==> flow/design.v <==
module cgate(
        input   clk,
        input   enable,
        output  func_en
        );
        assign func_en  = (enable)? 1'b1:1'b0;
endmodule
module ctrl(
        input                   clk,
        input                   rst,
        input                   in_en,
        input      [2:0]        fn_sel,
        input                   out_en,
        output reg              busy,
        output reg              valid,
        output reg [3:0]        cnt_cycle,   
        output reg [2:0]        cnt_data   
        );
        parameter WAIT = 2'b00, IN_CAL = 2'b01, OUT = 2'b10;
        reg [1:0] cstate, nstate;
        always@(posedge clk, posedge rst)begin
                if(rst)
                        cnt_cycle <= 4'b0;
                else if(cstate == IN_CAL)
                        cnt_cycle <= cnt_cycle + 1;
        end
        always@(posedge clk, posedge rst)begin
                if(rst)
                        cnt_data <= 3'b0;
                else if(cnt_cycle == 4'd15)
                        cnt_data <= cnt_data + 1;
        end
        always@(posedge clk, posedge rst)begin
                if(rst)
                        cstate <= WAIT;
                else
                        cstate <= nstate;
        end
        always@*begin
                case(cstate)
                        WAIT:begin
                                nstate = IN_CAL;
                        end
                        IN_CAL:begin
                                case(fn_sel)
                                        3'b001, 3'b010, 3'b011:begin
                                                if((cnt_cycle == 4'd15)&&(cnt_data == 3'd7))
                                                        nstate = OUT;
                                                else if(cnt_cycle == 4'd15)
                                                        nstate = WAIT;
                                                else
                                                        nstate = IN_CAL;
                                        end
                                        default:begin 
                                                if(cnt_cycle == 4'd15)
                                                        nstate = WAIT;
                                                else
                                                        nstate = IN_CAL;
                                        end
                                endcase
                        end
                        OUT:
                                nstate = IN_CAL;
                        default:
                                nstate = WAIT;
                endcase
        end
        always@*begin   
                case(cstate)
                        WAIT:begin
                                busy = 1'b0;
                                valid = (out_en  && (fn_sel != 3'b111) && (fn_sel != 3'b110));
                        end
                        IN_CAL:begin
                                busy = (cnt_cycle == 4'd15);
                                if((fn_sel == 3'b111) || (fn_sel == 3'b110))
                                        valid = (out_en && (cnt_cycle == 4'd1));
                                else
                                        valid = out_en;
                        end
                        OUT:begin
                                busy = 1'b0;
                                valid = 1'b1;
                        end
                        default:begin
                                busy = 1'b0;
                                valid = 1'b0;
                        end
                endcase
        end
endmodule
module mux_out(
        input           outf4_en,
        input           outf5_en,
        input           outf6_en,
        input           outf7_en,
        input   [2:0]   fn_sel,
        output reg      out_en
        );
        always@*begin
                case(fn_sel)
                        3'b100:out_en = outf4_en;
                        3'b101:out_en = outf5_en;
                        3'b110:out_en = outf6_en;
                        3'b111:out_en = outf7_en;
                        default:out_en = 1'b0;
                endcase
        end
endmodule
module f1(
        input                   clk,
        input                   rst,
        input                   f1_en,
        input                   valid,
        input [127:0]           data,
        input [3:0]             cnt_cycle,
        input [2:0]             cnt_data,
        output reg[127:0]       out_f1
        );
        reg [127:0]     buff;
        always@(posedge clk, posedge rst)begin
                if(rst)
                        buff <= 128'b0;
                else if(f1_en && (cnt_cycle == 4'd15) && (cnt_data != 3'd0) && (data > buff))
                        buff <= data;
                else if(f1_en && (cnt_cycle == 4'd0) &&(cnt_data == 3'd0))   
                        buff <= 128'b0;
        end
        always@*begin
                if(f1_en)begin
                        if(valid)
                                out_f1 = (buff > data)? buff:data;
                        else
                                out_f1 = 128'b0;
                end
                else
                        out_f1 = 128'b0;
        end
endmodule        
module f2(
        input                   clk,
        input                   rst,
        input                   f2_en,
        input                   valid,
        input [127:0]           data,
        input [3:0]             cnt_cycle,
        input [2:0]             cnt_data,
        output reg[127:0]       out_f2
        );
        reg [127:0]     buff;
        always@(posedge clk, posedge rst)begin
                if(rst)
                        buff <= 128'hFFFF_FFFF_FFFF_FFFF_FFFF_FFFF_FFFF_FFFF;
                else if(f2_en && (cnt_cycle == 4'd15) && (cnt_data != 3'd0) && (data < buff))
                        buff <= data;
                else if(f2_en && (cnt_cycle == 4'd0) && (cnt_data == 3'd0))   
                        buff <= 128'hFFFF_FFFF_FFFF_FFFF_FFFF_FFFF_FFFF_FFFF;
        end
        always@*begin
                if(f2_en)begin
                        if(valid)
                                out_f2 = (buff < data)? buff:data;
                        else
                                out_f2 = 128'b0;
                end
                else
                        out_f2 = 128'b0;
        end
endmodule        
module f3(
        input                   clk,
        input                   rst,
        input                   f3_en,
        input                   valid,
        input [127:0]           data,
        input [3:0]             cnt_cycle,
        input [2:0]             cnt_data,
        output reg[127:0]       out_f3
        );
        reg [130:0]     buff;
        always@(posedge clk, posedge rst)begin
                if(rst)
                        buff <= 131'b0;
                else if(f3_en && (cnt_cycle == 4'd15) && (cnt_data != 3'd0))
                        buff <= buff + data;
                else if(f3_en && (cnt_cycle == 4'd0) &&(cnt_data == 3'd0))   
                        buff <= 131'b0;
        end
        always@*begin
                if(f3_en)begin
                        if(valid)
                                out_f3 = ((buff+data) >> 3);
                        else
                                out_f3 = 128'b0;
                end
                else
                        out_f3 = 128'b0;
        end
endmodule
module f4(
        input                   f4_en,
        input [127:0]           data,
        input [3:0]             cnt_cycle,
        output reg              outf4_en,
        output reg[127:0]       out_f4
        );
        parameter LOW  = 128'h6FFF_FFFF_FFFF_FFFF_FFFF_FFFF_FFFF_FFFF;
        parameter HIGH = 128'hAFFF_FFFF_FFFF_FFFF_FFFF_FFFF_FFFF_FFFF;
        always@*begin
                if(f4_en)begin
                        if((cnt_cycle == 4'd1) && (data > LOW) && (data < HIGH))
                                outf4_en = 1'b1;
                        else
                                outf4_en = 1'b0;
                end
                else
                        outf4_en = 1'b0;
        end
        always@*begin
                if(outf4_en)
                        out_f4 = data;
                else
                        out_f4 = 128'b0;
        end
endmodule
module f5(
        input                   f5_en,
        input [127:0]           data,
        input [3:0]             cnt_cycle,
        output reg              outf5_en,
        output reg[127:0]       out_f5
        );
        parameter LOW  = 128'h7FFF_FFFF_FFFF_FFFF_FFFF_FFFF_FFFF_FFFF;
        parameter HIGH = 128'hBFFF_FFFF_FFFF_FFFF_FFFF_FFFF_FFFF_FFFF;
        always@*begin
                if(f5_en)begin
                        if((cnt_cycle == 4'd1) && (data[15:0] != 16'd0) && ((data < LOW) || (data > HIGH)))
                                outf5_en = 1'b1;
                        else
                                outf5_en = 1'b0;
                end
                else
                        outf5_en = 1'b0;
        end
        always@*begin
                if(outf5_en)
                        out_f5 = data;
                else
                        out_f5 = 128'b0;
        end
endmodule
module f6(
        input                   clk,
        input                   rst,
        input                   f6_en,
        input [127:0]           data,
        input [3:0]             cnt_cycle,
        input [2:0]             cnt_data,
        output reg              outf6_en,
        output reg[127:0]       out_f6
        );
        reg [127:0]             buff, buff_pmax;
        reg                     flag;
        always@(posedge clk, posedge rst)begin
                if(rst)
                        buff <= 128'b0;
                else if(f6_en && (cnt_cycle == 4'd1) && (cnt_data != 3'd0) && (data > buff))
                        buff <= data;
                else if(f6_en && (cnt_cycle == 4'd0) && (cnt_data == 3'd0))   
                        buff <= data;
        end
        always@(posedge clk, posedge rst)begin
                if(rst)begin
                        buff_pmax <= 128'b0;
                        flag <= 1'b0;
                end
                else if(f6_en &&   (buff > buff_pmax))begin
                        buff_pmax <= buff;
                        flag <= 1'b1;
                end
                else if(f6_en && cnt_data == 3'd1)
                        flag <= 1'b0;
        end
        always@*begin
                if(f6_en)begin
                        if(flag && (cnt_data == 3'b0))
                                outf6_en = 1'b1;
                        else
                                outf6_en = 1'b0;
                end
                else
                        outf6_en = 1'b0;
        end
        always@*begin
                if(outf6_en)
                        out_f6 = buff_pmax;
                else
                        out_f6 = 128'b0;
        end
endmodule
module f7(
        input                   clk,
        input                   rst,
        input                   f7_en,
        input [127:0]           data,
        input [3:0]             cnt_cycle,
        input [2:0]             cnt_data,
        output reg              outf7_en,
        output reg[127:0]       out_f7
        );
        reg [127:0]             buff, buff_pmin;
        reg                     flag;
        always@(posedge clk, posedge rst)begin
                if(rst)
                        buff <= 128'hFFFF_FFFF_FFFF_FFFF_FFFF_FFFF_FFFF_FFFF;
                else if(f7_en && (cnt_cycle == 4'd15) && (cnt_data != 3'd0) && (data < buff) && (data != 128'b0))
                        buff <= data;
                else if(f7_en && (cnt_cycle == 4'd0) && (cnt_data == 3'd0) && (data != 128'b0))   
                        buff <= data;
        end
        always@(posedge clk, posedge rst)begin
                if(rst)begin
                        buff_pmin <= 128'hFFFF_FFFF_FFFF_FFFF_FFFF_FFFF_FFFF_FFFF;
                        flag <= 1'b0;
                end
                else if(f7_en &&  (buff < buff_pmin))begin
                        buff_pmin <= buff;
                        flag <= 1'b1;
                end
                else if(f7_en && cnt_data == 3'd1)
                        flag <= 1'b0;
        end
        always@*begin
                if(f7_en)begin
                        if(flag && (cnt_data == 3'd0))
                                outf7_en = 1'b1;
                        else
                                outf7_en = 1'b0;
                end
                else
                        outf7_en = 1'b0;
        end
        always@*begin
                if(outf7_en)
                        out_f7 = (data<buff_pmin)? data:buff_pmin;     
                else
                        out_f7 = 128'b0;
        end
endmodule
module proc(
        input                   clk,
        input                   f1_en,
        input                   f2_en,
        input                   f3_en,
        input                   f4_en,
        input                   f5_en,
        input                   f6_en,
        input                   f7_en,
        input                   rst,
        input                   in_en,
        input                   valid,
        input [7:0]             iot_in,
        input [2:0]             fn_sel,
        input [3:0]             cnt_cycle,
        input [2:0]             cnt_data,
        output                  out_en,
        output reg[127:0]       iot_out
        );
        integer i;
        wire [127:0]    out_f1, out_f2, out_f3, out_f4, out_f5, out_f6, out_f7;
        wire            outf4_en, outf5_en, outf6_en, outf7_en;
        reg  [127:0]    mem;
        reg  [7:0]      buf_in[14:0];
        f1 max(.clk(clk),
               .rst(rst),
               .f1_en(f1_en),
               .data(mem),
               .valid(valid),
               .cnt_cycle(cnt_cycle),
               .cnt_data(cnt_data),
               .out_f1(out_f1)
               );
        f2 min(.clk(clk),
               .rst(rst),
               .f2_en(f2_en),
               .data(mem),
               .valid(valid),
               .cnt_cycle(cnt_cycle),
               .cnt_data(cnt_data),
               .out_f2(out_f2)
               );
        f3 avg(.clk(clk),
               .rst(rst),
               .f3_en(f3_en),
               .valid(valid),
               .data(mem),
               .cnt_cycle(cnt_cycle),
               .cnt_data(cnt_data),
               .out_f3(out_f3)
               );
       f4 ext(.f4_en(f4_en),
               .data(mem),
               .cnt_cycle(cnt_cycle),
               .outf4_en(outf4_en),
               .out_f4(out_f4)
               );
        f5 exc(.f5_en(f5_en),
               .data(mem),
               .cnt_cycle(cnt_cycle),
               .outf5_en(outf5_en),
               .out_f5(out_f5)
               );
        f6 p_max(.clk(clk),
                 .rst(rst),
                 .f6_en(f6_en),
                 .data(mem),
                 .cnt_cycle(cnt_cycle),
                 .cnt_data(cnt_data),
                 .outf6_en(outf6_en),
                 .out_f6(out_f6)
                 );
        f7 p_min(.clk(clk),
                 .rst(rst),
                 .f7_en(f7_en),
                 .data(mem),
                 .cnt_cycle(cnt_cycle),
                 .cnt_data(cnt_data),
                 .outf7_en(outf7_en),
                 .out_f7(out_f7)
                 );
       mux_out mux_out(.outf4_en(outf4_en),
                        .outf5_en(outf5_en),
                        .outf6_en(outf6_en),
                        .outf7_en(outf7_en),
                        .fn_sel(fn_sel),
                        .out_en(out_en)
                        );
        always@(posedge clk, posedge rst)begin
                if(rst)begin
                        mem <= 128'b0;
                        for(i = 0; i < 15; i = i + 1)
                                buf_in[i] <= 8'b0;
                end
                else if(cnt_cycle == 4'd15)
                        mem <= {buf_in[0],  buf_in[1],  buf_in[2],   buf_in[3], buf_in[4], buf_in[5],
                                buf_in[6],  buf_in[7],  buf_in[8],   buf_in[9], buf_in[10], buf_in[11],
                                buf_in[12], buf_in[13], buf_in[14],  iot_in};
                else if(in_en)begin
                        buf_in[cnt_cycle] <= iot_in;
                end
        end
        always@*begin
                case(fn_sel)
                        3'b001:iot_out = out_f1;
                        3'b010:iot_out = out_f2;
                        3'b011:iot_out = out_f3;
                        3'b100:iot_out = out_f4;
                        3'b101:iot_out = out_f5;
                        3'b110:iot_out = out_f6;
                        3'b111:iot_out = out_f7;
                        default: iot_out = 128'd0;
                endcase
        end
endmodule
module IOTDF( clk, rst, in_en, iot_in, fn_sel, busy, valid, iot_out);
        input          clk;
        input          rst;
        input          in_en;
        input  [7:0]   iot_in;
        input  [2:0]   fn_sel;
        output         busy;
        output         valid;
        output [127:0] iot_out;
        wire [3:0] cnt_cycle;
        wire [2:0] cnt_data;
        wire out_en;
        wire f1_en, f2_en, f3_en, f4_en, f5_en, f6_en, f7_en;
        ctrl ctrl0(.clk(clk),
                   .rst(rst),
                   .in_en(in_en),
                   .fn_sel(fn_sel),
                   .out_en(out_en),
                   .busy(busy),
                   .valid(valid),
                   .cnt_cycle(cnt_cycle),
                   .cnt_data(cnt_data)
                   );
        proc proc0(.clk(clk),
                   .f1_en(f1_en),
                   .f2_en(f2_en),
                   .f3_en(f3_en),
                   .f4_en(f4_en),
                   .f5_en(f5_en),
                   .f6_en(f6_en),
                   .f7_en(f7_en),
                   .rst(rst),
                   .valid(valid),
                   .in_en(in_en),
                   .iot_in(iot_in),
                   .fn_sel(fn_sel),
                   .cnt_cycle(cnt_cycle),
                   .cnt_data(cnt_data),
                   .out_en(out_en),
                   .iot_out(iot_out)
                   );
        cgate cg_f1(.clk(clk),
                    .enable(fn_sel == 3'b001),
                    .func_en(f1_en)
                    );
        cgate cg_f2(.clk(clk),
                    .enable(fn_sel == 3'b010),
                    .func_en(f2_en)
                    );
        cgate cg_f3(.clk(clk),
                    .enable(fn_sel == 3'b011),
                    .func_en(f3_en)
                    );
        cgate cg_f4(.clk(clk),
                    .enable(fn_sel == 3'b100),
                    .func_en(f4_en)
                    );
        cgate cg_f5(.clk(clk),
                    .enable(fn_sel == 3'b101),
                    .func_en(f5_en)
                    );
        cgate cg_f6(.clk(clk),
                    .enable(fn_sel == 3'b110),
                    .func_en(f6_en)
                    );
        cgate cg_f7(.clk(clk),
                    .enable(fn_sel == 3'b111),
                    .func_en(f7_en)
                    );
endmodule
Step by step through the tools: IOTDF
Tool output for the design above, in the order of the flow.
Line numbers count from 1 in the design file above.
Cell names lack the library's common part.
Not given: --

inputs
  top = IOTDF
  clock port = clk
  library = sky130hd
  corner = tt_025C_1v80

Word level
Source: Yosys, flattened and elaborated. Widths are those after wreduce. Registers that Yosys merges into a memory's read port (data or address) are not register bits. Print and check cells do not count. Equal cells are merged and count once.

storage and ports
  bits in registers = 1158
  input port bits = 14
  output and inout port bits = 130
  cells after elaboration = 196

operators by class
  add/subtract/negate cells = 3
  order comparisons = 13
  equality and inequality tests = 28
  mux-type cells = 51
  bitwise operators = 1
  reduce/logical cells = 72

operators with widths
  operator                                                 number
  two-way mux 128 bit                                      21
  parallel mux 128 bit (select 7 bit)                      1
  < comparator 128 bit                                     5
  > comparator 128 bit                                     4
  two-way mux 131 bit                                      2
  adder 131 x 128 -> 131 bit                               1
  > comparator 128 x 127 -> 1 bit (second input constant)  1
  < comparator 128 x 127 -> 1 bit (second input constant)  1
  > comparator 128 bit (second input constant)             1
  < comparator 128 bit (second input constant)             1
  nonzero test 128 bit                                     1
  AND reduction 3 bit                                      15
  logical AND 1 bit                                        40
  == test 4 bit (second input constant)                    8
  two-way mux 1 bit                                        22
  nonzero test 16 bit                                      1
  == test 4 x 3 -> 1 bit (second input constant)           4
  == test 3 bit (second input constant)                    5
  nonzero test 2 bit                                       7
  == test 4 x 2 -> 1 bit (second input constant)           2
  == test 3 x 1 -> 1 bit (second input constant)           2
  == test 3 x 2 -> 1 bit (second input constant)           2
  != test 3 bit (second input constant)                    2
  adder 4 x 1 -> 4 bit (second input constant)             1
  == test 4 x 1 -> 1 bit (second input constant)           1
  zero test 4 bit                                          1
  parallel mux 2 bit (select 2 bit)                        1
  parallel mux 1 bit (select 4 bit)                        1

Not listed: further kinds 12, cells in them 14.

Longest topological paths
Yosys ltp: most cells in a row. Word level: on the elaborated netlist, between registers, memories and ports. Mapped: between sequential cells and ports; inverters and the memories' decode and read muxes count.

depth
  depth after elaboration = 12
  ABC_AREA = 0
  depth in mapped cells = 18
  gate-level depth less buffers = 15

Mapped cells and area
Source: synth_stat.txt of the flow (Yosys; design flattened, memories mapped). It holds for the ABC_AREA given above (unset counts as 0); a run with the other value may have another netlist.

cell types
  type      number  total area (um2)
  dfrtp_1   774     1.94E+04
  ha_1      1029    1.29E+04
  dfstp_2   385     1.01E+04
  mux2i_1   606     6.07E+03
  inv_1     841     3.16E+03
  a21oi_1   618     3.09E+03
  o21ai_0   610     3.05E+03
  mux2_2    251     2.83E+03
  a21o_1    275     2064.48
  a22o_1    213     1.87E+03
  nand4_1   282     1.76E+03
  nand2_1   407     1.53E+03
  nor2_1    323     1.21E+03
  a222oi_1  97      970.931
  clkbuf_1  244     915.878
  xnor2_1   82      718.189
  buf_2     112     560.538
  nor2b_1   87      544.272

Other cell types: 100; their cells: 1092.

mapped netlist
  cells in the netlist = 8328
  mapped area = 80647.3 um2
  area of sequential cells = 29484.5 um2
  mapped flip-flops = 1159
  buffer cells = 387

The figures by module come from a second, unflattened synthesis with its own total; it is not the netlist above.

second synthesis, totals
  cells (unflattened synthesis) = 10680
  area total of the unflattened synthesis = 97797.5 um2

Each row is one instance without its submodules.

modules
  module   instances  cells  area (um2)  seq. area (um2)
  f7       1          2232   22057.4     6751.5
  f6       1          1634   17381.7     6431.2
  proc     1          1360   16668.5     6206.0
  f3       1          1991   14916.8     3278.1
  f1       1          1666   12353.1     3203.1
  f2       1          1164   10542.6     3363.2
  f5       1          363    1941.9      0.0
  f4       1          211    1308.8      0.0
  ctrl     1          43     485.5       251.5
  IOTDF    1          7      60.1        0.0
  cgate    7          1      7.5         0.0
  mux_out  1          2      28.8        0.0

Timing after synthesis
Path of least setup slack by OpenSTA after synthesis, without wires, with an ideal clock, recovery checks aside; 20% of the period is set as input and as output delay. Where synthesis merged equal registers, the netlist keeps one of their names.

timing after synthesis
  path type = input port to output port
  start point = in fn_sel[2]
  end point = out iot_out[126]
  clock period = 10.0 ns
  external input delay = 2.000 ns
  output delay = 2.000 ns
  launch time at the first pin = 2.000 ns
  arrival time = 4.192 ns
  required time = 8.000 ns
  slack = 3.808 ns
  path delay = 2.192 ns
  stages on the path = 11
  path buffers = 1
  period reached after synthesis = 6.192 ns

"path delay" is the arrival time less input delay plus setup time.
A path that ends at an output port has no setup time.
"stages on the path" counts driving pins, that of a launching flip-flop among them; a cell with two outputs on the path counts twice.
"period reached after synthesis" is the clock period less the worst setup slack; recovery checks do not enter. This is arithmetic on one report: input and output delays are still those of the set period (20% each).
Between the ends stands the longest chain of elaborated cells between them, by number of cells; it is not shown to be the way that was timed. Of several equally long chains one is given.
A line is the first line of the expression or statement that the cell stems from. Yosys adds cells for indexed reads and writes and turns some case tables into memories.

between the ends, after synthesis
  cell sequence = nor3b_1 > and4_1 > nor4_2 > nor4b_2 > nor3_4 > inv_2 > and3_1 > buf_2 > a221o_1 > a221oi_1 > o311ai_1
  length of the longest elaborated chain = 10
  elaborated cells on any way between the ends = 38
  classes of those cells = eq/ne (9); mux (25); reduce/logical (4)

RTL lines, path after synthesis
  element                              line  source
  from (decl)                          470   input  [2:0]   fn_sel;
  == test 3 bit                        531   .enable(fn_sel == 3'b111),
  two-way mux 1 bit                    6     assign func_en  = (enable)? 1'b1:1'b0;
  two-way mux 1 bit                    334   if(f7_en)begin
  parallel mux 1 bit (select 4 bit)    101   case(fn_sel)
  logical AND 1 bit                    77    valid = (out_en && (cnt_cycle == 4'd1));
  two-way mux 1 bit                    76    if((fn_sel == 3'b111) || (fn_sel == 3'b110))
  parallel mux 1 bit (select 3 bit)    69    case(cstate)
  two-way mux 128 bit                  191   if(valid)
  two-way mux 128 bit                  190   if(f3_en)begin
  parallel mux 128 bit (select 7 bit)  453   case(fn_sel)
  to (decl)                            473   output [127:0] iot_out;

Timing after layout
Path of least setup slack in the final report of run A (OpenROAD, finished layout, wires in). Where an end is a register, its clock arrival counts in the times.

timing after layout
  path type = flip-flop to output port
  start point = reg proc0.mem[32]
  end point = out iot_out[11]
  clock period = 9.32 ns
  output delay = 1.86 ns
  launch time at the first pin = 0.79 ns
  arrival time = 7.12 ns
  required time = 7.46 ns
  slack = 0.33 ns
  stages on the path = 16
  path buffers = 3

Between the ends stands the longest chain of elaborated cells between them, by number of cells; it is not shown to be the way that was timed. Of several equally long chains one is given.

between the ends, after layout
  cell sequence = dfrtp_1 > ha_1 > a21oi_1 > nor2_1 > a2111oi_0 > a2111oi_0 > or4_1 > a21boi_1 > o2111ai_1 > o21a_1 > o31ai_4 > buf_4 > buf_4 > a222oi_1 > o21ai_0 > clkdlybuf4s50_1
  length of the longest elaborated chain = 12
  elaborated cells on any way between the ends = 34
  RTL lines with such cells = 22
  classes of those cells = compare (7); mux (20); reduce/logical (7)

RTL lines, path after layout
  element                              line  source
  from (decl)                          372   reg  [127:0]    mem;
  from (assign)                        440   mem <= 128'b0;
  from (assign)                        445   mem <= {buf_in[0],  buf_in[1],  buf_in[2],   buf_in[3], buf_in[4], buf_in[5],
  < comparator 128 x 127 -> 1 bit      237   if((cnt_cycle == 4'd1) && (data[15:0] != 16'd0) && ((data < LOW) || (data > HIGH)))
  logical OR 1 bit                     237
  logical AND 1 bit                    237
  two-way mux 1 bit                    237
  two-way mux 1 bit                    236   if(f5_en)begin
  parallel mux 1 bit (select 4 bit)    101   case(fn_sel)
  logical AND 1 bit                    77    valid = (out_en && (cnt_cycle == 4'd1));
  two-way mux 1 bit                    76    if((fn_sel == 3'b111) || (fn_sel == 3'b110))
  parallel mux 1 bit (select 3 bit)    69    case(cstate)
  two-way mux 128 bit                  191   if(valid)
  two-way mux 128 bit                  190   if(f3_en)begin
  parallel mux 128 bit (select 7 bit)  453   case(fn_sel)
  to (decl)                            473   output [127:0] iot_out;

Top module IOTDF; platform sky130hd; tools Yosys and OpenROAD; 3 stored runs in no particular order. Input and output delays are each 20% of the period that was set; the output load is 0.01 pF.
"achieved clock period (ns)" = clock period - worst setup slack. The figure is calculated, with input and output delays left at 20% of the set period.
"worst setup path time (ns)" means the part of the period allowed to the worst setup path (the constraints hold back 20% at inputs and 20% at outputs) less its slack; where the path has registers, the arrival times of their clocks count too.
By "finish__power__total" is meant OpenSTA's value without simulated activity: inputs other than the clock are taken to toggle once in ten clock periods, and the tool carries that through the logic.

settings of run A
{
  "CORE_UTILIZATION": 60,
  "period_ns": 9.32,
  "CAP_MARGIN": 20,
  "CORE_MARGIN": 2,
  "SLEW_MARGIN": 20
}
report of run A
yosys chip area after synthesis (um^2): 80647.3
finish__design__die__area: 137359.0
finish__design__instance__area__stdcell: 89173.0
finish__design__instance__utilization: 0.6682
finish__timing__setup__ws: 0.333
finish__timing__setup__tns: 0.000
finish__timing__hold__ws: 0.491
finish__power__total: 1.954e-02
achieved clock period (ns): 8.987
worst setup path time (ns): 7.12
worst setup path kind: flip-flop to output port

settings of run B
{
  "CORE_ASPECT_RATIO": 1.04,
  "CORE_MARGIN": 2,
  "CORE_UTILIZATION": 18,
  "CTS_CLUSTER_DIAMETER": 329,
  "CTS_CLUSTER_SIZE": 41,
  "GPL_TIMING_DRIVEN": 0,
  "MAX_ROUTING_LAYER": "met4",
  "MIN_ROUTING_LAYER": "met1",
  "SETUP_SLACK_MARGIN": 2.37,
  "period_ns": 8.08,
  "CAP_MARGIN": 20,
  "SLEW_MARGIN": 20
}
report of run B
yosys chip area after synthesis (um^2): 80647.3
finish__design__die__area: 453413.0
finish__design__instance__area__stdcell: 98400.6
finish__design__instance__utilization: 0.2206
finish__timing__setup__ws: 0.642
finish__timing__setup__tns: 0.000
finish__timing__hold__ws: 0.500
finish__power__total: 1.973e-02
achieved clock period (ns): 7.438
worst setup path time (ns): 5.82
worst setup path kind: flip-flop to output port

settings of run C
{
  "CORE_UTILIZATION": 40,
  "period_ns": 7.3,
  "CAP_MARGIN": 20,
  "CORE_MARGIN": 2,
  "SLEW_MARGIN": 20
}
report of run C
yosys chip area after synthesis (um^2): 80647.3
finish__design__die__area: 205227.0
finish__design__instance__area__stdcell: 92989.2
finish__design__instance__utilization: 0.4648
finish__timing__setup__ws: 0.071
finish__timing__setup__tns: 0.000
finish__timing__hold__ws: 0.488
finish__power__total: 2.523e-02
achieved clock period (ns): 7.229
worst setup path time (ns): 5.77
worst setup path kind: flip-flop to output port
